==> flow/design.v <==
`timescale 1ns / 1ps
module digits(
    input clk,
    input reset,
	input [2:0] state,
    input [5:0] seconds, minutes,
    input [4:0] hours,
    output reg [3:0] ones,
    output reg [3:0] tens,
    output reg [3:0] hundreds,
    output reg [3:0] thousands
    );
    always @(posedge clk or posedge reset)
    begin
        if (reset) begin
            ones <= 0;
            tens <= 0;
            hundreds <= 0;
            thousands <= 0;
        end 
        else begin
			if(state==0 || state==1 || state==4) begin
				ones <= minutes % 10;
				tens <= minutes / 10;
				hundreds <= hours % 10;
				thousands <= hours / 10;
			end
			else if(state==2 || state==3) begin
				ones <= seconds % 10;
				tens <= seconds / 10;
				hundreds <= minutes % 10;
				thousands <= minutes / 10;
			end
        end
    end
endmodule
`timescale 1ns / 1ps
module seven_seg(
    input clk_100MHz,
    input por,
    input reset,
    input [2:0] state,
    input start_stop,
    input inc,
    input tm_state,
	input sw_state,
	input alarm_state,
	input [31:0] scount,
    input [1:0] edit_place,
    input [3:0] ones,
    input [3:0] tens,
    input [3:0] hundreds,
    input [3:0] thousands,
    output reg [0:6] seg,       
    output reg [3:0] digit     
    );
    parameter ZERO  = 7'b000_0001;  
    parameter ONE   = 7'b100_1111;  
    parameter TWO   = 7'b001_0010;  
    parameter THREE = 7'b000_0110;  
    parameter FOUR  = 7'b100_1100;  
    parameter FIVE  = 7'b010_0100; 
    parameter SIX   = 7'b010_0000;  
    parameter SEVEN = 7'b000_1111;
    parameter EIGHT = 7'b000_0000;  
    parameter NINE  = 7'b000_0100;  
    reg [1:0] digit_select;      
    reg [16:0] digit_timer;      
     reg sclk;
     integer count;
     always @(posedge clk_100MHz) begin
          if(por) begin
              count<=0;
              sclk<=0;
          end
          else if(count==24) begin 
              count<=0;
              sclk<=~sclk;
          end 
          else count<=count+1;
     end
    always @(posedge clk_100MHz or posedge reset) begin
        if(reset) begin
            digit_select <= 0;
            digit_timer <= 0; 
        end
        else if(por) begin
            digit_select <= 0;
            digit_timer <= 0;
        end
        else                                         
            if(digit_timer == 3 ) begin 
                digit_timer <= 0;                    
                digit_select <=  digit_select + 1;
            end
            else
                digit_timer <=  digit_timer + 1;
    end
    always @(digit_select) begin
        case(digit_select) 
            2'b00 : digit = 4'b1110;  
            2'b01 : digit = 4'b1101;  
            2'b10 : digit = 4'b1011;  
            2'b11 : digit = 4'b0111;  
        endcase
    end
    always @* begin
        seg = 7'b111_1111;
        case(digit_select)
            2'b00 : begin 
						if(state==0 && alarm_state==1 && start_stop && scount>1) begin  
                            if(sclk==1'b0) begin
                                seg=7'b111_1111;
                            end
                            else begin
                                case(ones)
                                    4'b0000 : seg = ZERO;
                                    4'b0001 : seg = ONE;
                                    4'b0010 : seg = TWO;
                                    4'b0011 : seg = THREE;
                                    4'b0100 : seg = FOUR;
                                    4'b0101 : seg = FIVE;
                                    4'b0110 : seg = SIX;
                                    4'b0111 : seg = SEVEN;
                                    4'b1000 : seg = EIGHT;
                                    4'b1001 : seg = NINE;
                                endcase
                            end
                        end
						else if(state==0 && inc && scount>14) begin  
                            if(sclk==1'b0) begin
                                seg=7'b111_1111;
                            end
                            else begin
                                case(ones)
                                    4'b0000 : seg = ZERO;
                                    4'b0001 : seg = ONE;
                                    4'b0010 : seg = TWO;
                                    4'b0011 : seg = THREE;
                                    4'b0100 : seg = FOUR;
                                    4'b0101 : seg = FIVE;
                                    4'b0110 : seg = SIX;
                                    4'b0111 : seg = SEVEN;
                                    4'b1000 : seg = EIGHT;
                                    4'b1001 : seg = NINE;
                                endcase
                            end
                        end
                        else if(state==1  && edit_place==0) begin
                            if(sclk==1'b0) begin
                                seg=7'b111_1111;
                            end
                            else begin
                                case(ones)
                                    4'b0000 : seg = ZERO;
                                    4'b0001 : seg = ONE;
                                    4'b0010 : seg = TWO;
                                    4'b0011 : seg = THREE;
                                    4'b0100 : seg = FOUR;
                                    4'b0101 : seg = FIVE;
                                    4'b0110 : seg = SIX;
                                    4'b0111 : seg = SEVEN;
                                    4'b1000 : seg = EIGHT;
                                    4'b1001 : seg = NINE;
                                endcase
                            end
                        end
                        else if(state==1  && edit_place==2) begin
                            if(sclk==1'b0) begin
                                seg=7'b111_1111;
                            end
                            else begin
                                case(ones)
                                    4'b0000 : seg = ZERO;
                                    4'b0001 : seg = ONE;
                                    4'b0010 : seg = TWO;
                                    4'b0011 : seg = THREE;
                                    4'b0100 : seg = FOUR;
                                    4'b0101 : seg = FIVE;
                                    4'b0110 : seg = SIX;
                                    4'b0111 : seg = SEVEN;
                                    4'b1000 : seg = EIGHT;
                                    4'b1001 : seg = NINE;
                                endcase
                            end
                        end
                        else if(state==2 && tm_state==0 &&  edit_place==0) begin
                            if(sclk==1'b0) begin
                                seg=7'b111_1111;
                            end
                            else begin
                                case(ones)
                                    4'b0000 : seg = ZERO;
                                    4'b0001 : seg = ONE;
                                    4'b0010 : seg = TWO;
                                    4'b0011 : seg = THREE;
                                    4'b0100 : seg = FOUR;
                                    4'b0101 : seg = FIVE;
                                    4'b0110 : seg = SIX;
                                    4'b0111 : seg = SEVEN;
                                    4'b1000 : seg = EIGHT;
                                    4'b1001 : seg = NINE;
                                endcase
                            end
                        end
						else if(state==3 && sw_state==0) begin
                            if(sclk==1'b0) begin
                                seg=7'b111_1111;
                            end
                            else begin
                                case(ones)
                                    4'b0000 : seg = ZERO;
                                    4'b0001 : seg = ONE;
                                    4'b0010 : seg = TWO;
                                    4'b0011 : seg = THREE;
                                    4'b0100 : seg = FOUR;
                                    4'b0101 : seg = FIVE;
                                    4'b0110 : seg = SIX;
                                    4'b0111 : seg = SEVEN;
                                    4'b1000 : seg = EIGHT;
                                    4'b1001 : seg = NINE;
                                endcase
                            end
                        end
						else if(state==4 && alarm_state==0 &&  edit_place==0) begin
                            if(sclk==1'b0) begin
                                seg=7'b111_1111;
                            end
                            else begin
                                case(ones)
                                    4'b0000 : seg = ZERO;
                                    4'b0001 : seg = ONE;
                                    4'b0010 : seg = TWO;
                                    4'b0011 : seg = THREE;
                                    4'b0100 : seg = FOUR;
                                    4'b0101 : seg = FIVE;
                                    4'b0110 : seg = SIX;
                                    4'b0111 : seg = SEVEN;
                                    4'b1000 : seg = EIGHT;
                                    4'b1001 : seg = NINE;
                                endcase
                            end
                        end
                        else begin
                            case(ones)
                                4'b0000 : seg = ZERO;
                                4'b0001 : seg = ONE;
                                4'b0010 : seg = TWO;
                                4'b0011 : seg = THREE;
                                4'b0100 : seg = FOUR;
                                4'b0101 : seg = FIVE;
                                4'b0110 : seg = SIX;
                                4'b0111 : seg = SEVEN;
                                4'b1000 : seg = EIGHT;
                                4'b1001 : seg = NINE;
                            endcase
                        end
            end               
            2'b01 : begin      
						if(state==0 && alarm_state==1 && start_stop && scount>1) begin
                            if(sclk==1'b0) begin
                                seg=7'b111_1111;
                            end
                            else begin
                                case(tens)
                                    4'b0000 : seg = ZERO;
                                    4'b0001 : seg = ONE;
                                    4'b0010 : seg = TWO;
                                    4'b0011 : seg = THREE;
                                    4'b0100 : seg = FOUR;
                                    4'b0101 : seg = FIVE;
                                    4'b0110 : seg = SIX;
                                    4'b0111 : seg = SEVEN;
                                    4'b1000 : seg = EIGHT;
                                    4'b1001 : seg = NINE;
                                endcase
                            end
                        end
						else if(state==0 && inc && scount>14) begin  
                            if(sclk==1'b0) begin
                                seg=7'b111_1111;
                            end
                            else begin
                                case(tens)
                                    4'b0000 : seg = ZERO;
                                    4'b0001 : seg = ONE;
                                    4'b0010 : seg = TWO;
                                    4'b0011 : seg = THREE;
                                    4'b0100 : seg = FOUR;
                                    4'b0101 : seg = FIVE;
                                    4'b0110 : seg = SIX;
                                    4'b0111 : seg = SEVEN;
                                    4'b1000 : seg = EIGHT;
                                    4'b1001 : seg = NINE;
                                endcase
                            end
                        end
                        else if(state==1 && edit_place==0) begin
                            if(sclk==1'b0) begin
                                seg=7'b111_1111;
                            end
                            else begin
                                case(tens)
                                    4'b0000 : seg = ZERO;
                                    4'b0001 : seg = ONE;
                                    4'b0010 : seg = TWO;
                                    4'b0011 : seg = THREE;
                                    4'b0100 : seg = FOUR;
                                    4'b0101 : seg = FIVE;
                                    4'b0110 : seg = SIX;
                                    4'b0111 : seg = SEVEN;
                                    4'b1000 : seg = EIGHT;
                                    4'b1001 : seg = NINE;
                                endcase
                            end
                        end
                        else if(state==1  && edit_place==2) begin
                            if(sclk==1'b0) begin
                                seg=7'b111_1111;
                            end
                            else begin
                                case(tens)
                                    4'b0000 : seg = ZERO;
                                    4'b0001 : seg = ONE;
                                    4'b0010 : seg = TWO;
                                    4'b0011 : seg = THREE;
                                    4'b0100 : seg = FOUR;
                                    4'b0101 : seg = FIVE;
                                    4'b0110 : seg = SIX;
                                    4'b0111 : seg = SEVEN;
                                    4'b1000 : seg = EIGHT;
                                    4'b1001 : seg = NINE;
                                endcase
                            end
                        end
                        else if(state==2 && tm_state==0 && edit_place==0) begin
                            if(sclk==1'b0) begin
                                seg=7'b111_1111;
                            end
                            else begin
                                case(tens)
                                    4'b0000 : seg = ZERO;
                                    4'b0001 : seg = ONE;
                                    4'b0010 : seg = TWO;
                                    4'b0011 : seg = THREE;
                                    4'b0100 : seg = FOUR;
                                    4'b0101 : seg = FIVE;
                                    4'b0110 : seg = SIX;
                                    4'b0111 : seg = SEVEN;
                                    4'b1000 : seg = EIGHT;
                                    4'b1001 : seg = NINE;
                                endcase
                            end
                        end
						else if(state==3 && sw_state==0) begin
                            if(sclk==1'b0) begin
                                seg=7'b111_1111;
                            end
                            else begin
                                case(tens)
                                    4'b0000 : seg = ZERO;
                                    4'b0001 : seg = ONE;
                                    4'b0010 : seg = TWO;
                                    4'b0011 : seg = THREE;
                                    4'b0100 : seg = FOUR;
                                    4'b0101 : seg = FIVE;
                                    4'b0110 : seg = SIX;
                                    4'b0111 : seg = SEVEN;
                                    4'b1000 : seg = EIGHT;
                                    4'b1001 : seg = NINE;
                                endcase
                            end
                        end
						else if(state==4 && alarm_state==0 &&  edit_place==0) begin
                            if(sclk==1'b0) begin
                                seg=7'b111_1111;
                            end
                            else begin
                                case(tens)
                                    4'b0000 : seg = ZERO;
                                    4'b0001 : seg = ONE;
                                    4'b0010 : seg = TWO;
                                    4'b0011 : seg = THREE;
                                    4'b0100 : seg = FOUR;
                                    4'b0101 : seg = FIVE;
                                    4'b0110 : seg = SIX;
                                    4'b0111 : seg = SEVEN;
                                    4'b1000 : seg = EIGHT;
                                    4'b1001 : seg = NINE;
                                endcase
                            end
                        end
                        else begin
                            case(tens)
                                4'b0000 : seg = ZERO;
                                4'b0001 : seg = ONE;
                                4'b0010 : seg = TWO;
                                4'b0011 : seg = THREE;
                                4'b0100 : seg = FOUR;
                                4'b0101 : seg = FIVE;
                                4'b0110 : seg = SIX;
                                4'b0111 : seg = SEVEN;
                                4'b1000 : seg = EIGHT;
                                4'b1001 : seg = NINE;
                            endcase
                        end
                    end
            2'b10 : begin   
						if(state==0 && alarm_state==1 && start_stop && scount>1) begin  
                            if(sclk==1'b0) begin
                                seg=7'b111_1111;
                            end
                            else begin
                                case(hundreds)
                                    4'b0000 : seg = ZERO;
                                    4'b0001 : seg = ONE;
                                    4'b0010 : seg = TWO;
                                    4'b0011 : seg = THREE;
                                    4'b0100 : seg = FOUR;
                                    4'b0101 : seg = FIVE;
                                    4'b0110 : seg = SIX;
                                    4'b0111 : seg = SEVEN;
                                    4'b1000 : seg = EIGHT;
                                    4'b1001 : seg = NINE;
                                endcase
                            end
                        end
						else if(state==0 && inc && scount>14) begin  
                            if(sclk==1'b0) begin
                                seg=7'b111_1111;
                            end
                            else begin
                                case(hundreds)
                                    4'b0000 : seg = ZERO;
                                    4'b0001 : seg = ONE;
                                    4'b0010 : seg = TWO;
                                    4'b0011 : seg = THREE;
                                    4'b0100 : seg = FOUR;
                                    4'b0101 : seg = FIVE;
                                    4'b0110 : seg = SIX;
                                    4'b0111 : seg = SEVEN;
                                    4'b1000 : seg = EIGHT;
                                    4'b1001 : seg = NINE;
                                endcase
                            end
                        end
                        else if(state==1  && edit_place==1) begin
                            if(sclk==1'b0) begin
                                seg=7'b111_1111;
                            end
                            else begin
                                case(hundreds)
                                    4'b0000 : seg = ZERO;
                                    4'b0001 : seg = ONE;
                                    4'b0010 : seg = TWO;
                                    4'b0011 : seg = THREE;
                                    4'b0100 : seg = FOUR;
                                    4'b0101 : seg = FIVE;
                                    4'b0110 : seg = SIX;
                                    4'b0111 : seg = SEVEN;
                                    4'b1000 : seg = EIGHT;
                                    4'b1001 : seg = NINE;
                                endcase
                            end
                        end
                        else if(state==1  && edit_place==3) begin
                            if(sclk==1'b0) begin
                                seg=7'b111_1111;
                            end
                            else begin
                                case(hundreds)
                                    4'b0000 : seg = ZERO;
                                    4'b0001 : seg = ONE;
                                    4'b0010 : seg = TWO;
                                    4'b0011 : seg = THREE;
                                    4'b0100 : seg = FOUR;
                                    4'b0101 : seg = FIVE;
                                    4'b0110 : seg = SIX;
                                    4'b0111 : seg = SEVEN;
                                    4'b1000 : seg = EIGHT;
                                    4'b1001 : seg = NINE;
                                endcase
                            end
                        end
                        else if(state==2 && tm_state==0 && edit_place==1) begin
                            if(sclk==1'b0) begin
                                seg=7'b111_1111;
                            end
                            else begin
                                case(hundreds)
                                    4'b0000 : seg = ZERO;
                                    4'b0001 : seg = ONE;
                                    4'b0010 : seg = TWO;
                                    4'b0011 : seg = THREE;
                                    4'b0100 : seg = FOUR;
                                    4'b0101 : seg = FIVE;
                                    4'b0110 : seg = SIX;
                                    4'b0111 : seg = SEVEN;
                                    4'b1000 : seg = EIGHT;
                                    4'b1001 : seg = NINE;
                                endcase
                            end
                        end
						else if(state==3 && sw_state==0) begin
                            if(sclk==1'b0) begin
                                seg=7'b111_1111;
                            end
                            else begin
                                case(hundreds)
                                    4'b0000 : seg = ZERO;
                                    4'b0001 : seg = ONE;
                                    4'b0010 : seg = TWO;
                                    4'b0011 : seg = THREE;
                                    4'b0100 : seg = FOUR;
                                    4'b0101 : seg = FIVE;
                                    4'b0110 : seg = SIX;
                                    4'b0111 : seg = SEVEN;
                                    4'b1000 : seg = EIGHT;
                                    4'b1001 : seg = NINE;
                                endcase
                            end
                        end
						else if(state==4 && alarm_state==0 && edit_place==1) begin
                            if(sclk==1'b0) begin
                                seg=7'b111_1111;
                            end
                            else begin
                                case(hundreds)
                                    4'b0000 : seg = ZERO;
                                    4'b0001 : seg = ONE;
                                    4'b0010 : seg = TWO;
                                    4'b0011 : seg = THREE;
                                    4'b0100 : seg = FOUR;
                                    4'b0101 : seg = FIVE;
                                    4'b0110 : seg = SIX;
                                    4'b0111 : seg = SEVEN;
                                    4'b1000 : seg = EIGHT;
                                    4'b1001 : seg = NINE;
                                endcase
                            end
                        end
                        else begin
                            case(hundreds)
                                4'b0000 : seg = ZERO;
                                4'b0001 : seg = ONE;
                                4'b0010 : seg = TWO;
                                4'b0011 : seg = THREE;
                                4'b0100 : seg = FOUR;
                                4'b0101 : seg = FIVE;
                                4'b0110 : seg = SIX;
                                4'b0111 : seg = SEVEN;
                                4'b1000 : seg = EIGHT;
                                4'b1001 : seg = NINE;
                            endcase
                        end
                    end
            2'b11 : begin     
						if(state==0 && alarm_state==1 && start_stop && scount>1) begin  
                            if(sclk==1'b0) begin
                                seg=7'b111_1111;
                            end
                            else begin
                                case(thousands)
                                    4'b0000 : seg = ZERO;
                                    4'b0001 : seg = ONE;
                                    4'b0010 : seg = TWO;
                                    4'b0011 : seg = THREE;
                                    4'b0100 : seg = FOUR;
                                    4'b0101 : seg = FIVE;
                                    4'b0110 : seg = SIX;
                                    4'b0111 : seg = SEVEN;
                                    4'b1000 : seg = EIGHT;
                                    4'b1001 : seg = NINE;
                                endcase
                            end
                        end
						else if(state==0 && inc && scount>14) begin  
                            if(sclk==1'b0) begin
                                seg=7'b111_1111;
                            end
                            else begin
                                case(thousands)
                                    4'b0000 : seg = ZERO;
                                    4'b0001 : seg = ONE;
                                    4'b0010 : seg = TWO;
                                    4'b0011 : seg = THREE;
                                    4'b0100 : seg = FOUR;
                                    4'b0101 : seg = FIVE;
                                    4'b0110 : seg = SIX;
                                    4'b0111 : seg = SEVEN;
                                    4'b1000 : seg = EIGHT;
                                    4'b1001 : seg = NINE;
                                endcase
                            end
                        end
                        else if(state==1  && edit_place==1) begin
                            if(sclk==1'b0) begin
                                seg=7'b111_1111;
                            end
                            else begin
                                case(thousands)
                                    4'b0000 : seg = ZERO;
                                    4'b0001 : seg = ONE;
                                    4'b0010 : seg = TWO;
                                    4'b0011 : seg = THREE;
                                    4'b0100 : seg = FOUR;
                                    4'b0101 : seg = FIVE;
                                    4'b0110 : seg = SIX;
                                    4'b0111 : seg = SEVEN;
                                    4'b1000 : seg = EIGHT;
                                    4'b1001 : seg = NINE;
                                endcase
                            end
                        end
                        else if(state==1  && edit_place==3) begin
                            if(sclk==1'b0) begin
                                seg=7'b111_1111;
                            end
                            else begin
                                case(thousands)
                                    4'b0000 : seg = ZERO;
                                    4'b0001 : seg = ONE;
                                    4'b0010 : seg = TWO;
                                    4'b0011 : seg = THREE;
                                    4'b0100 : seg = FOUR;
                                    4'b0101 : seg = FIVE;
                                    4'b0110 : seg = SIX;
                                    4'b0111 : seg = SEVEN;
                                    4'b1000 : seg = EIGHT;
                                    4'b1001 : seg = NINE;
                                endcase
                            end
                        end
                        else if(state==2 && tm_state==0 && edit_place==1) begin
                            if(sclk==1'b0) begin
                                seg=7'b111_1111;
                            end
                            else begin
                                case(thousands)
                                    4'b0000 : seg = ZERO;
                                    4'b0001 : seg = ONE;
                                    4'b0010 : seg = TWO;
                                    4'b0011 : seg = THREE;
                                    4'b0100 : seg = FOUR;
                                    4'b0101 : seg = FIVE;
                                    4'b0110 : seg = SIX;
                                    4'b0111 : seg = SEVEN;
                                    4'b1000 : seg = EIGHT;
                                    4'b1001 : seg = NINE;
                                endcase
                            end
                        end
						else if(state==3 && sw_state==0) begin
                            if(sclk==1'b0) begin
                                seg=7'b111_1111;
                            end
                            else begin
                                case(thousands)
                                    4'b0000 : seg = ZERO;
                                    4'b0001 : seg = ONE;
                                    4'b0010 : seg = TWO;
                                    4'b0011 : seg = THREE;
                                    4'b0100 : seg = FOUR;
                                    4'b0101 : seg = FIVE;
                                    4'b0110 : seg = SIX;
                                    4'b0111 : seg = SEVEN;
                                    4'b1000 : seg = EIGHT;
                                    4'b1001 : seg = NINE;
                                endcase
                            end
                        end
						else if(state==4 && alarm_state==0 && edit_place==1) begin
                            if(sclk==1'b0) begin
                                seg=7'b111_1111;
                            end
                            else begin
                                case(thousands)
                                    4'b0000 : seg = ZERO;
                                    4'b0001 : seg = ONE;
                                    4'b0010 : seg = TWO;
                                    4'b0011 : seg = THREE;
                                    4'b0100 : seg = FOUR;
                                    4'b0101 : seg = FIVE;
                                    4'b0110 : seg = SIX;
                                    4'b0111 : seg = SEVEN;
                                    4'b1000 : seg = EIGHT;
                                    4'b1001 : seg = NINE;
                                endcase
                            end
                        end
                        else begin
                            case(thousands)
                                4'b0000 : seg = ZERO;
                                4'b0001 : seg = ONE;
                                4'b0010 : seg = TWO;
                                4'b0011 : seg = THREE;
                                4'b0100 : seg = FOUR;
                                4'b0101 : seg = FIVE;
                                4'b0110 : seg = SIX;
                                4'b0111 : seg = SEVEN;
                                4'b1000 : seg = EIGHT;
                                4'b1001 : seg = NINE;
                            endcase
                        end
                    end
        endcase
    end
endmodule
module top(input clk, por, reset, start_stop, mode, edit_shift, inc, output reg buzzer, output [0:6] seg,output [3:0] digit,output reg [4:0] mode_value);
reg [1:0] edit_place;
reg [5:0] seconds,minutes;
reg [4:0] hours;
reg [5:0] seconds_temp,minutes_temp;
reg [4:0] hours_temp;
reg [5:0] al_minutes;
reg [4:0] al_hours;
reg [4:0] day_temp;
reg [3:0] month_temp;
wire [3:0] ones,tens,hundreds,thousands;
parameter clock = 0;
parameter edit =1;
parameter timer =2; 
parameter stop_watch=3;
parameter alarm=4;
parameter tm_stop=0;
parameter tm_start=1;
parameter sw_stop=0;
parameter sw_start=1;
parameter alarm_off=0;
parameter alarm_on=1;
reg tm_state, tm_nstate;
reg sw_state, sw_nstate;
reg alarm_state, alarm_nstate;
reg [2:0] state, nstate;   
reg trigger;
reg sclk;
integer count;
reg[31:0] scount;
reg[31:0] a_count;
digits digits_1(clk,reset,state,seconds,minutes,hours,ones,tens,hundreds,thousands);
seven_seg seven_seg_1(clk,por,reset,state,start_stop,inc,tm_state,sw_state,alarm_state,scount,edit_place,ones,tens,hundreds,thousands,seg,digit);
 always @(posedge clk) begin
     if(por) begin
         count<=0;
         sclk<=0;
     end
     else if(count==49) begin 
         count<=0;
         sclk<=~sclk;
     end 
     else count<=count+1;
 end
 always @(posedge clk) begin
  if(por) begin
	seconds_temp<=0;
	minutes_temp<=0;
	hours_temp<=0;
	buzzer<=0;
	a_count<=0;
  end
  else begin
	if(state==edit) begin
		if(edit_place==0 || edit_place==1) begin
			if (reset==1 && scount==16) begin
				hours_temp<=hours;
				minutes_temp<=minutes;
				seconds_temp<=seconds;
			end
			else if (inc==1 && scount==16) begin
				hours_temp<=hours;
				minutes_temp<=minutes;
			end
		end
	end
	if(sclk==1'b1 && count==0) begin  
		seconds_temp<=seconds_temp + 1; 
		if(seconds_temp==59) begin 
			seconds_temp<=0;  
			minutes_temp<=minutes_temp + 1;
			if(minutes_temp==59) begin 
				minutes_temp<=0; 
				hours_temp<=hours_temp + 1; 
			   if(hours_temp==23) begin  
					hours_temp<=0; 
				end 
			end
		end     
	end
	if(hours_temp==al_hours && minutes_temp==al_minutes && alarm_state==alarm_on) begin
		if(seconds_temp==0)
			buzzer<=1;
		else if(start_stop && buzzer==1) begin
			if(a_count<15)
				a_count<=a_count + 1;
			else if(start_stop && a_count==15) begin
				buzzer<=0;
				a_count<=a_count + 1;
			end
			else
				a_count<=a_count + 1;		
		end
		else
			a_count<=0;
	end
	else begin
		a_count<=0;
		buzzer<=0;
	end
  end
 end
always @(posedge clk) begin
    if(por)
        mode_value<=5'b10000;
    else if(state==clock)
        mode_value<=5'b10000;
    else if(state==edit)
        mode_value<=5'b01000;
    else if(state==timer)
        mode_value<=5'b00100;
    else if(state==stop_watch)
        mode_value<=5'b00010;
	else if(state==alarm)
        mode_value<=5'b00001;
end
always@(posedge clk) begin
  if(por) begin
	day_temp<=1;
	month_temp<=1;
  end
  else begin
	if(state==edit) begin
		if(edit_place==2 || edit_place==3) begin
			if (reset==1 && scount==16) begin
				day_temp<=hours;
				month_temp<=minutes;
			end
			else if (inc==1 && scount==16) begin
				day_temp<=hours;
				month_temp<=minutes;
			end
		end
	end
	if(seconds_temp==59 && minutes_temp==59 && hours_temp==23 && sclk==1 && count==49) begin
		day_temp<=day_temp + 1;
		if(month_temp==2 && day_temp==28) begin
			day_temp<=1;
			month_temp<=month_temp + 1;
		end
		else if(day_temp== (30+(month_temp & 1)^(month_temp>7))) begin 
			day_temp<=1;
			month_temp<=month_temp + 1;
			if(month_temp==12) 
				month_temp<=1;
		end
	end
  end
end
always @(posedge(clk)) begin
  if(por) begin
	edit_place<=0;
	seconds<=0;
	minutes<=0;
	hours<=0;
	al_minutes<=0;
	al_hours<=0;
	tm_state<=tm_stop;
	tm_nstate<=tm_stop;
	sw_state<=sw_stop;
	sw_nstate<=sw_stop;
	alarm_state<=alarm_off;
	alarm_nstate<=alarm_off;
	state<=clock;
	nstate<=clock;
	trigger<=0;
	scount<=0;
  end
  else
	case(state)
	clock: begin
		if(mode) begin
            if(scount<15)  
                scount<=scount+1;
            else begin
                if(mode && scount==15) begin  
					nstate<=edit;
					trigger<=1; 
                    scount<=scount+1;
                end
                else begin
					nstate<=nstate;
                    scount<=scount+1;
                end
            end
        end
		else if(alarm_state==alarm_on && start_stop) begin
			if(scount<15)
					scount<=scount + 1;
				else begin
					hours<=al_hours;
					minutes<=al_minutes;
				end
		end
		else if(inc) begin 
			if(scount<15)
				scount<=scount + 1;
			else begin
				hours<=day_temp;
				minutes<=month_temp;
			end
		end
		else begin
		    scount<=0;
			state<=nstate;
			hours<=hours_temp;
			minutes<=minutes_temp;
			seconds<=seconds_temp;
			alarm_state<=alarm_nstate;
		end
	end
	edit: begin
		if(trigger) begin
			edit_place<=0;
			trigger<=0;
		end
		if(reset) begin 
			if(scount<15)  
				scount<=scount+1;
			else begin
				if(reset && scount==15) begin  
					if(edit_place==0 || edit_place==1) begin
						seconds<=0;
						minutes<=0;
						hours<=0;
					end
					else begin
						hours<=1;
						minutes<=1;
					end
					scount<=scount+1;
				end
				else begin
					scount<=scount+1;
				end
			end
		end
		else if(mode) begin
			if(scount<15)  
				scount<=scount+1;
			else begin
				if(mode && scount==15) begin  
					nstate<=timer;
					scount<=scount+1;
				end
				else begin
					nstate<=nstate;
					scount<=scount+1;
					trigger<=1;
				end
			end
		end
		else if(edit_shift) begin
			if(scount<15)  
				scount<=scount+1;
			else begin
				if(edit_shift && scount==15) begin  
					scount<=scount+1;
					if(edit_place<3)
						edit_place<=edit_place + 1;
					else
						edit_place<=0;
				end
				else begin
					scount<=scount+1;
					edit_place<=edit_place;
				end
			end
		end
		else if(inc) begin
			if(scount<15)  
				scount<=scount+1;
			else begin
				if(inc && scount==15) begin  
					if(edit_place==0) begin  
						if(minutes<59)
							minutes<=minutes+1;
						else
							minutes<=0;
					end
					else if(edit_place==1) begin  
						if(hours<23)
							hours<=hours+1;
						else
							hours<=0;
					end 
					else if(edit_place==2) begin  
						if(minutes<12)
							minutes<=minutes + 1;
						else
							minutes<=1;
					end
					else if(edit_place==3) begin  
						if(minutes==2) begin
							if(hours<28)
								hours<=hours + 1;
							else
								hours<=1;
						end
						else begin
							if(hours < (30+(month_temp & 1)^(month_temp>7)))
								hours<=hours + 1;
							else
								hours<=1;
						end
					end
					scount<=scount+1;
				end
				else begin
					scount<=scount+1;
				end
			end
		end
		else begin
			if(edit_place==0 || edit_place==1) begin
				if(minutes!=minutes_temp || hours!=hours_temp) begin
					minutes<=minutes_temp;
					hours<=hours_temp;
				end
			end
			else begin
				if(minutes!=month_temp || hours!=day_temp) begin
					minutes<=month_temp;
					hours<=day_temp;
				end
			end
			scount<=0;
			if (nstate==timer)
				trigger<=1;
			state<=nstate;
		end
	  end
	timer: begin
		if(trigger) begin
			edit_place<=0;
			minutes<=0;
			seconds<=0;
			trigger<=0;
		end
		case(tm_state)
			tm_stop: begin
				if(reset == 1'b1) begin 
					if(scount<15)  
						scount<=scount+1;
					else begin
						if(reset && scount==15) begin  
							seconds<=0;
							minutes<=0;
							scount<=scount+1;
						end
						else begin
							seconds<=seconds;
							minutes<=minutes;
							scount<=scount+1;
						end
					end
				end
				else if(mode) begin
					if(scount<15)  
						scount<=scount+1;
					else begin
						if(mode && scount==15) begin   
							nstate<=stop_watch;
							trigger<=1;
							scount<=scount+1;
						end
						else begin
							nstate<=nstate;
							scount<=scount+1;
						end
					end
				end
				else if(inc) begin
					if(scount<15)  
						scount<=scount+1;
					else begin
						if(inc && scount==15) begin  
							if(edit_place==1) begin
								if(minutes<60)
									minutes<=minutes+1;
								else
									minutes<=0;
							end 
							else begin
								if(seconds<59)
									seconds<=seconds+1;
								else
									seconds<=0;
							end
							scount<=scount+1;
						end
						else begin
							scount<=scount+1;
							minutes<=minutes;
							seconds<=seconds;
						end
					end
				end
				else if(edit_shift) begin
					if(scount<15)  
						scount<=scount+1;
					else begin
						if(edit_shift && scount==15) begin  
							scount<=scount+1;
							if(edit_place<1)
								edit_place<=edit_place + 1;
							else
								edit_place<=0;
						end
						else begin
							edit_place<=edit_place;
							scount<=scount+1;
						end
					end
				end
				else if(start_stop) begin
					if(scount<15)  
						scount<=scount+1;
					else begin
						if(start_stop && scount==15) begin  
							tm_nstate<=tm_start;
							scount<=scount+1;
						end
						else begin
							tm_nstate<=tm_nstate;
							scount<=scount+1;
						end
					end
				end
				else begin
					scount<=0;
					if (nstate==stop_watch)
						trigger<=1;
					state<=nstate;
					tm_state<=tm_nstate;
				end
			end
			tm_start: begin
				if(start_stop) begin
					if(scount<15)  
						scount<=scount+1;
					else begin
						if(start_stop && scount==15) begin  
							tm_nstate<=tm_stop;
							scount<=scount+1;
						end
						else begin
							tm_nstate<=tm_nstate;
							scount<=scount+1;
						end
					end
				end
				else begin
					scount<=0;
					tm_state<=tm_nstate;
					if(sclk==1'b1 && count==0 && tm_nstate==tm_start) begin  
						if(minutes>0) begin
							if(seconds>0) 
								seconds<=seconds-1;
							else begin
								minutes<=minutes-1;
								seconds<=6'd59;
							end
						end
						else begin
							if(seconds==0) begin
							    tm_nstate<=tm_stop;
								seconds<=seconds;
								minutes<=minutes;
							end
							else
								seconds<=seconds-1;
						end		
					end
				end
			end
			default: begin
				tm_state<=tm_stop;
				seconds<=seconds;
				minutes<=minutes;
			end
		endcase
		end
		stop_watch: begin
			if(trigger) begin
				edit_place<=0;
				minutes<=0;
				seconds<=0;
				trigger<=0;
			end
			case(sw_state)
			sw_stop: begin
				if(reset == 1'b1) begin 
					if(scount<15)  
						scount<=scount+1;
					else begin
						if(reset && scount==15) begin  
							seconds<=0;
							minutes<=0;
							scount<=scount+1;
						end
						else begin
							seconds<=seconds;
							minutes<=minutes;
							scount<=scount+1;
						end
					end
				end
				else if(mode) begin
					if(scount<15)  
						scount<=scount+1;
					else begin
						if(mode && scount==15) begin   
							nstate<=alarm;
							scount<=scount+1;
						end
						else begin
							nstate<=nstate;
							scount<=scount+1;
							trigger<=1;
						end
					end
				end
				else if(start_stop) begin
					if(scount<15)  
						scount<=scount+1;
					else begin
						if(start_stop && scount==15) begin  
							sw_nstate<=sw_start;
							scount<=scount+1;
						end
						else begin
							sw_nstate<=sw_nstate;
							scount<=scount+1;
						end
					end
				end
				else begin
					scount<=0;
					if (nstate==alarm)
						trigger<=1;
					state<=nstate;
					sw_state<=sw_nstate;
				end
			end
			sw_start: begin
				if(start_stop) begin
					if(scount<15)  
						scount<=scount+1;
					else begin
						if(start_stop && scount==15) begin  
							sw_nstate<=sw_stop;
							scount<=scount+1;
						end
						else begin
							sw_nstate<=sw_nstate;
							scount<=scount+1;
						end
					end
				end
				else begin
					scount<=0;
					sw_state<=sw_nstate;
					if(sclk==1'b1 && count==0 && sw_nstate==sw_start) begin  
						if(minutes<59) begin
							if(seconds<59) 
								seconds<=seconds+1;
							else begin
								minutes<=minutes+1;
								seconds<=6'd00;
							end
						end
						else begin
							if(seconds==6'd59) begin
							    sw_nstate<=sw_stop;
								seconds<=seconds;
								minutes<=minutes;
							end
							else
								seconds<=seconds+1;
						end		
					end
				end
			end
			default: begin
				sw_state<=sw_stop;
				seconds<=seconds;
				minutes<=minutes;
			end
			endcase
		end
		alarm: begin
			if(trigger) begin
				edit_place<=0;
				minutes<=al_minutes;
				hours  <=al_hours;
				trigger<=0;
			end
			case(alarm_state)
				alarm_off: begin
					if(mode) begin
						if(scount<15)  
							scount<=scount+1;
						else begin
							if(mode && scount==15) begin   
								nstate<=clock;
								scount<=scount+1;
							end
							else begin
								nstate<=nstate;
								scount<=scount+1;
							end
						end
					end
					else if(start_stop) begin
						if(scount<15)  
							scount<=scount+1;
						else begin
							if(start_stop && scount==15) begin  
								alarm_nstate<=alarm_on;
								scount<=scount+1;
							end
							else begin
								alarm_nstate<=alarm_nstate;
								scount<=scount+1;
							end
						end
					end
					else if(inc) begin
						if(scount<15)  
							scount<=scount+1;
						else begin
							if(inc && scount==15) begin  
								if(edit_place==1) begin
									if(hours<23)
										hours<=hours+1;
									else
										hours<=0;
								end 
								else if(edit_place==0) begin
									if(minutes<59)
										minutes<=minutes+1;
									else
										minutes<=0;
								end
								scount<=scount+1;
							end
							else begin
								scount<=scount+1;
							end
						end
					end
					else if(edit_shift) begin
						if(scount<15)  
							scount<=scount+1;
						else begin
							if(edit_shift && scount==15) begin  
								scount<=scount+1;
								if(edit_place<1)
									edit_place<=edit_place + 1;
								else
									edit_place<=0;
							end
							else begin
								edit_place<=edit_place;
								scount<=scount+1;
							end
						end
					end
					else begin
						scount<=0;
						al_minutes<=minutes;
						al_hours<=hours;
						state<=nstate;
						alarm_state<=alarm_nstate;
					end
				end
				alarm_on: begin
					if(mode) begin
						if(scount<15)  
							scount<=scount+1;
						else begin
							if(mode && scount==15) begin   
								nstate<=clock;
								scount<=scount+1;
							end
							else begin
								nstate<=nstate;
								scount<=scount+1;
							end
						end
					end
					else if(start_stop) begin
						if(scount<15)  
							scount<=scount+1;
						else begin
							if(start_stop && scount==15) begin  
								alarm_nstate<=alarm_off;
								scount<=scount+1;
							end
							else begin
								alarm_nstate<=alarm_nstate;
								scount<=scount+1;
							end
						end
					end
					else begin
						scount<=0;
						state<=nstate;
						alarm_state<=alarm_nstate;
					end
				end
			endcase
		end
		default: begin
			state<=clock;
			seconds<=seconds;
			minutes<=minutes;
			hours<=hours;
		end
	endcase
end
endmodule
======== Reports on top ========
The steps from the RTL of top to its reports follow in flow order.
Line numbers count from 1 in the design file above.
Operators carry their Yosys type and port widths (W data, S select, Z words).
Cell names lack the library's common part.
A cell with n/a has no value.
set-up
  design top .............................. top
  clock input ............................. clk
  library ................................. sky130hd
  library corner .......................... tt_025C_1v80

======== Elaborated design ========
Counts by Yosys on the flattened word-level netlist (proc, flatten, opt, wreduce; memories kept). Register bits leave out memories and registers merged into their read ports (data or address). Print and check cells are left out.
Memory sizes are those after Yosys's memory passes, which may raise the word count (mostly to a power of two), join words into wider ones and drop unused or constant bits.
word-level totals
  flip-flop bits (word level) ............. 240
  bits in latches ......................... 0
  bits in writable memories ............... 0
  ROM bits ................................ 3,584
  word width x clocked read ports ......... 0
  memory cells ............................ 32
  output and inout bits ................... 17
cells by class
  add/sub/neg operators ................... 18
  $mul .................................... 0
  div/mod/pow operators ................... 6
  magnitude comparators ................... 16
  equal/unequal tests ..................... 120
  shift operators ......................... 0
  multiplexer cells ....................... 389
  bitwise gates (word level) .............. 11
  reduce/logical cells .................... 88
memories
  name              words  width  read ports  wr ports  RTL line  source
  (name not given)  16     7      1           0         116       case(ones)
  (name not given)  16     7      1           0         135       case(ones)
  (name not given)  16     7      1           0         154       case(ones)
  (name not given)  16     7      1           0         173       case(ones)
  (name not given)  16     7      1           0         192       case(ones)
  (name not given)  16     7      1           0         211       case(ones)
Further memories, not shown: 26.
operators by type and width
  operator                 count
  $mux W32                 20
  $mux W6                  90
  $mux W7                  56
  $div A6 B4 Y32 const B   2
  $mod A6 B4 Y32 const B   2
  $mux W5                  51
  $pmux W32 S2             3
  $pmux W32 S5             1
  $div A5 B4 Y32 const B   1
  $mod A5 B4 Y32 const B   1
  $mux W3                  39
  $ne A2 B2 Y1 const B     50
  $mux W1                  70
  $add A32 B1 Y32 const B  2
  $add A32 B2 Y32 const B  2
  $lt A32 B4 Y1 const B    2
  $eq A32 B4 Y1 const B    2
  $mux W4                  16
  $ne A3 B3 Y1 const B     16
  $pmux W6 S2              4
  $mux W2                  20
  $logic_and A1 B1 Y1      36
  $reduce_and A17 Y1       2
  $mux W17                 2
  $gt A32 B1 Y1 const B    1
  $gt A32 B4 Y1 const B    1
  $eq A32 B5 Y1 const B    1
  $eq A32 B6 Y1 const B    1
Other operator kinds: 73; their cells: 154.

======== Depth ========
Depth = most cells in a row (Yosys ltp): at word level without a register or memory, in the mapped netlist without a sequential cell, where the memories' decode and read muxes count.
depth
  word-level depth ........................ 16
  ABC_AREA ................................ 0
  gate-level depth with buffers ........... 17
  gate-level depth less buffers ........... 15

======== After synthesis ========
Yosys stat after the flow's synthesis: flattened, memories mapped to cells. It holds for the ABC_AREA given above (unset counts as 0); a run with the other value may have another netlist.
The area totals of this step are shown rounded.
synthesis totals
  cell count .............................. 2,360
  chip area (Yosys) ....................... 17,340 um2
  area of sequential cells ................ 4,930 um2
  flip-flops .............................. 238
  buffer cells ............................ 163
cells by type
  cell type  count  area in all (um2)
  dfxtp_1    205    4.1E+03
  nor2_1     341    1.28E+03
  a21oi_1    172    860.826
  dfrtp_1    33     825.792
  ha_1       66     825.792
  xor2_1     90     788.256
  nand2_1    203    761.981
  o21ai_0    123    615.59
  nand3_1    104    520.499
  clkbuf_1   137    514.243
  mux2i_1    46     460.442
  xnor2_1    52     455.437
  nor3_1     70     350.336
  nor4_1     53     331.568
  inv_1      80     300.288
  nand4_1    48     300.288
  and3_1     44     275.264
  a211oi_1   34     255.245
Not listed: further types 75, cells in them 459.
By module: a second synthesis without flattening, with its own total; a netlist apart from the flattened one above.
second synthesis, totals
  cells (unflattened synthesis) ........... 2,349
  area (unflattened synthesis) ............ 17,950 um2
Each row is one instance without its submodules.
by module
  module     instances  cells  area (um2)  seq. area (um2)
  top        1          1,681  12,490      3,443
  seven_seg  1          450    3,715       1,136
  digits     1          218    1,749       350.3

======== Worst setup path after synthesis ========
Source: OpenSTA report_checks on the synthesized netlist (no wires, ideal clock, input and output delay 20% of the period each), path of least setup slack; recovery checks are left aside. Register names are those of the netlist, which keeps one name where synthesis merged equal registers.
timing after synthesis
  kind .................................... input to output
  start ................................... input start_stop
  end ..................................... output seg[0]
  clock period ............................ 10.0 ns
  launch time at the first pin ............ 2.000 ns
  arrival time ............................ 3.861 ns
  required time ........................... 8.000 ns
  slack ................................... 4.139 ns
  delay of the path ....................... 1.861 ns
  stages on the path ...................... 10
  path buffers ............................ 2
  synthesis period reached ................ 5.861 ns
"delay of the path" = arrival - input delay + setup time.
A path that ends at an output port has no setup time.
"stages on the path" counts driving pins, that of a launching flip-flop among them; a cell with two outputs on the path counts twice.
"synthesis period reached" = period - worst setup slack (recovery checks aside). The figure is calculated, with input and output delays left at 20% of the set period.
The rows between start and end are the longest chain of elaborated cells between them; the timing report does not say that the signal goes this way. Where chains are equally long, one stands for them.
A line is the first line of the expression or statement that the cell stems from. Yosys adds cells for indexed reads and writes and turns some case tables into memories.
between the ends, after synthesis
  cell sequence ........................... clkbuf_1 and2_1 clkbuf_1 a21oi_1 o21ai_0 a31oi_1 a21oi_1 nand3b_1 nor2_1 a41oi_1
  length of the longest elaborated chain .. 4
RTL lines, path after synthesis
  element                 RTL line  source
  from (decl)             709       module top(input clk, por, reset, start_stop, mode, edit_shift, inc, output reg buzzer, output [0:6] seg,outpu ...
  $logic_and A1 B1 Y1 x2  558       if(state==0 && alarm_state==1 && start_stop && scount>1) begin
  $mux W7                 558
  $pmux W7 S4             109       case(digit_select)
  to (decl)               709

======== Timing after layout ========
Path of least setup slack in the final report of run A (OpenROAD, finished layout, wires in). Where an end is a register, its clock arrival counts in the times.
timing post-layout
  kind .................................... input to output
  start ................................... input inc
  end ..................................... output seg[0]
  clock period ............................ 10.0 ns
  launch time at the first pin ............ 2.00 ns
  arrival time ............................ 6.12 ns
  required time ........................... 8.00 ns
  slack ................................... 1.88 ns
  stages on the path ...................... 10
  path buffers ............................ 4
The rows between start and end are the longest chain of elaborated cells between them; the timing report does not say that the signal goes this way. Where chains are equally long, one stands for them.
between the ends, post-layout
  cell sequence ........................... clkdlybuf4s50_1 clkbuf_1 buf_1 nand2b_1 a31oi_1 a21oi_1 nand3b_1 nor2_1 a41oi_1 clkdlybuf4s50_1
  length of the longest elaborated chain .. 5
RTL lines, path post-layout
  element                 RTL line  source
  from (decl)             709       module top(input clk, por, reset, start_stop, mode, edit_shift, inc, output reg buzzer, output [0:6] seg,outpu ...
  $logic_and A1 B1 Y1 x2  577       else if(state==0 && inc && scount>14) begin
  $mux W7                 577
  $mux W7                 558       if(state==0 && alarm_state==1 && start_stop && scount>1) begin
  $pmux W7 S4             109       case(digit_select)
  to (decl)               709

Data sheet: physical implementation of top

Below are 3 stored runs of the flow (Yosys, OpenROAD; platform sky130hd) on top, each with its settings and what was measured, unordered. Constraints: input delay and output delay 20% of the set period each, output load 0.01 pF.
Measured values are rounded.

======== run A ========
==> flow/run.sh <==
#!/bin/bash
# the make line also repeats the synthesis and layout settings of config.mk as NAME=value (left out here)
make -C /OpenROAD-flow-scripts/flow DESIGN_CONFIG=/design/flow/config.mk WORK_HOME=/design/flow/orfs CLKGATE_MAP_FILE= finish
==> flow/config.mk <==
export PLATFORM = sky130hd
export DESIGN_NAME = top
export DESIGN_NICKNAME = top
export VERILOG_FILES = /design/flow/design.v
export SDC_FILE = /design/flow/constraint.sdc
export NUM_CORES = 4
export LEC_CHECK = 0
export CAP_MARGIN = 20
export CELL_PAD_IN_SITES_DETAIL_PLACEMENT = 1
export CORE_MARGIN = 2
export CORE_UTILIZATION = 40
export CTS_CLUSTER_SIZE = 44
export GPL_TIMING_DRIVEN = 0
export MAX_ROUTING_LAYER = met4
export SLEW_MARGIN = 35
==> flow/constraint.sdc <==
create_clock -name core_clock -period 10.0 [get_ports {clk}]
set_input_delay 2.0000 -clock core_clock [delete_from_list [all_inputs] [get_ports {clk}]]
set_output_delay 2.0000 -clock core_clock [all_outputs]
set_load 0.01 [all_outputs]

-------- measured, run A --------
  lowest setup slack ...................... 1.881 ns
  utilization of the finished layout ...... 45.4%
  worst-case hold slack ................... 0.472 ns
  synthesized cell area ................... 17,340 um2
  die outline area ........................ 45,030 um2

======== run B ========
==> flow/run.sh <==
#!/bin/bash
# the make line also repeats the synthesis and layout settings of config.mk as NAME=value (left out here)
make -C /OpenROAD-flow-scripts/flow DESIGN_CONFIG=/design/flow/config.mk WORK_HOME=/design/flow/orfs CLKGATE_MAP_FILE= finish
==> flow/config.mk <==
export PLATFORM = sky130hd
export DESIGN_NAME = top
export DESIGN_NICKNAME = top
export VERILOG_FILES = /design/flow/design.v
export SDC_FILE = /design/flow/constraint.sdc
export NUM_CORES = 4
export LEC_CHECK = 0
export CAP_MARGIN = 20
export CORE_MARGIN = 2
export CORE_UTILIZATION = 40
export SETUP_SLACK_MARGIN = 1.57
export SLEW_MARGIN = 20
==> flow/constraint.sdc <==
create_clock -name core_clock -period 7.58 [get_ports {clk}]
set_input_delay 1.5160 -clock core_clock [delete_from_list [all_inputs] [get_ports {clk}]]
set_output_delay 1.5160 -clock core_clock [all_outputs]
set_load 0.01 [all_outputs]

-------- measured, run B --------
  utilization of the finished layout ...... 44.2%
  synthesized cell area ................... 17,340 um2
  lowest setup slack ...................... 1.745 ns
  die outline area ........................ 45,030 um2
  worst-case hold slack ................... 0.462 ns

======== run C ========
==> flow/run.sh <==
#!/bin/bash
# the make line also repeats the synthesis and layout settings of config.mk as NAME=value (left out here)
make -C /OpenROAD-flow-scripts/flow DESIGN_CONFIG=/design/flow/config.mk WORK_HOME=/design/flow/orfs CLKGATE_MAP_FILE= finish
==> flow/config.mk <==
export PLATFORM = sky130hd
export DESIGN_NAME = top
export DESIGN_NICKNAME = top
export VERILOG_FILES = /design/flow/design.v
export SDC_FILE = /design/flow/constraint.sdc
export NUM_CORES = 4
export LEC_CHECK = 0
export CAP_MARGIN = 15
export CORE_MARGIN = 2
export CORE_UTILIZATION = 22
export CTS_CLUSTER_SIZE = 81
export GPL_ROUTABILITY_DRIVEN = 1
export GPL_TIMING_DRIVEN = 0
export PLACE_DENSITY_LB_ADDON = 0.05
export SETUP_SLACK_MARGIN = 1.53
export SLEW_MARGIN = 20
export TNS_END_PERCENT = 100
==> flow/constraint.sdc <==
create_clock -name core_clock -period 5.82 [get_ports {clk}]
set_input_delay 1.1640 -clock core_clock [delete_from_list [all_inputs] [get_ports {clk}]]
set_output_delay 1.1640 -clock core_clock [all_outputs]
set_load 0.01 [all_outputs]

-------- measured, run C --------
  worst-case hold slack ................... 0.465 ns
  utilization of the finished layout ...... 26.7%
  die outline area ........................ 81,080 um2
  synthesized cell area ................... 17,340 um2
  lowest setup slack ...................... 1.415 ns
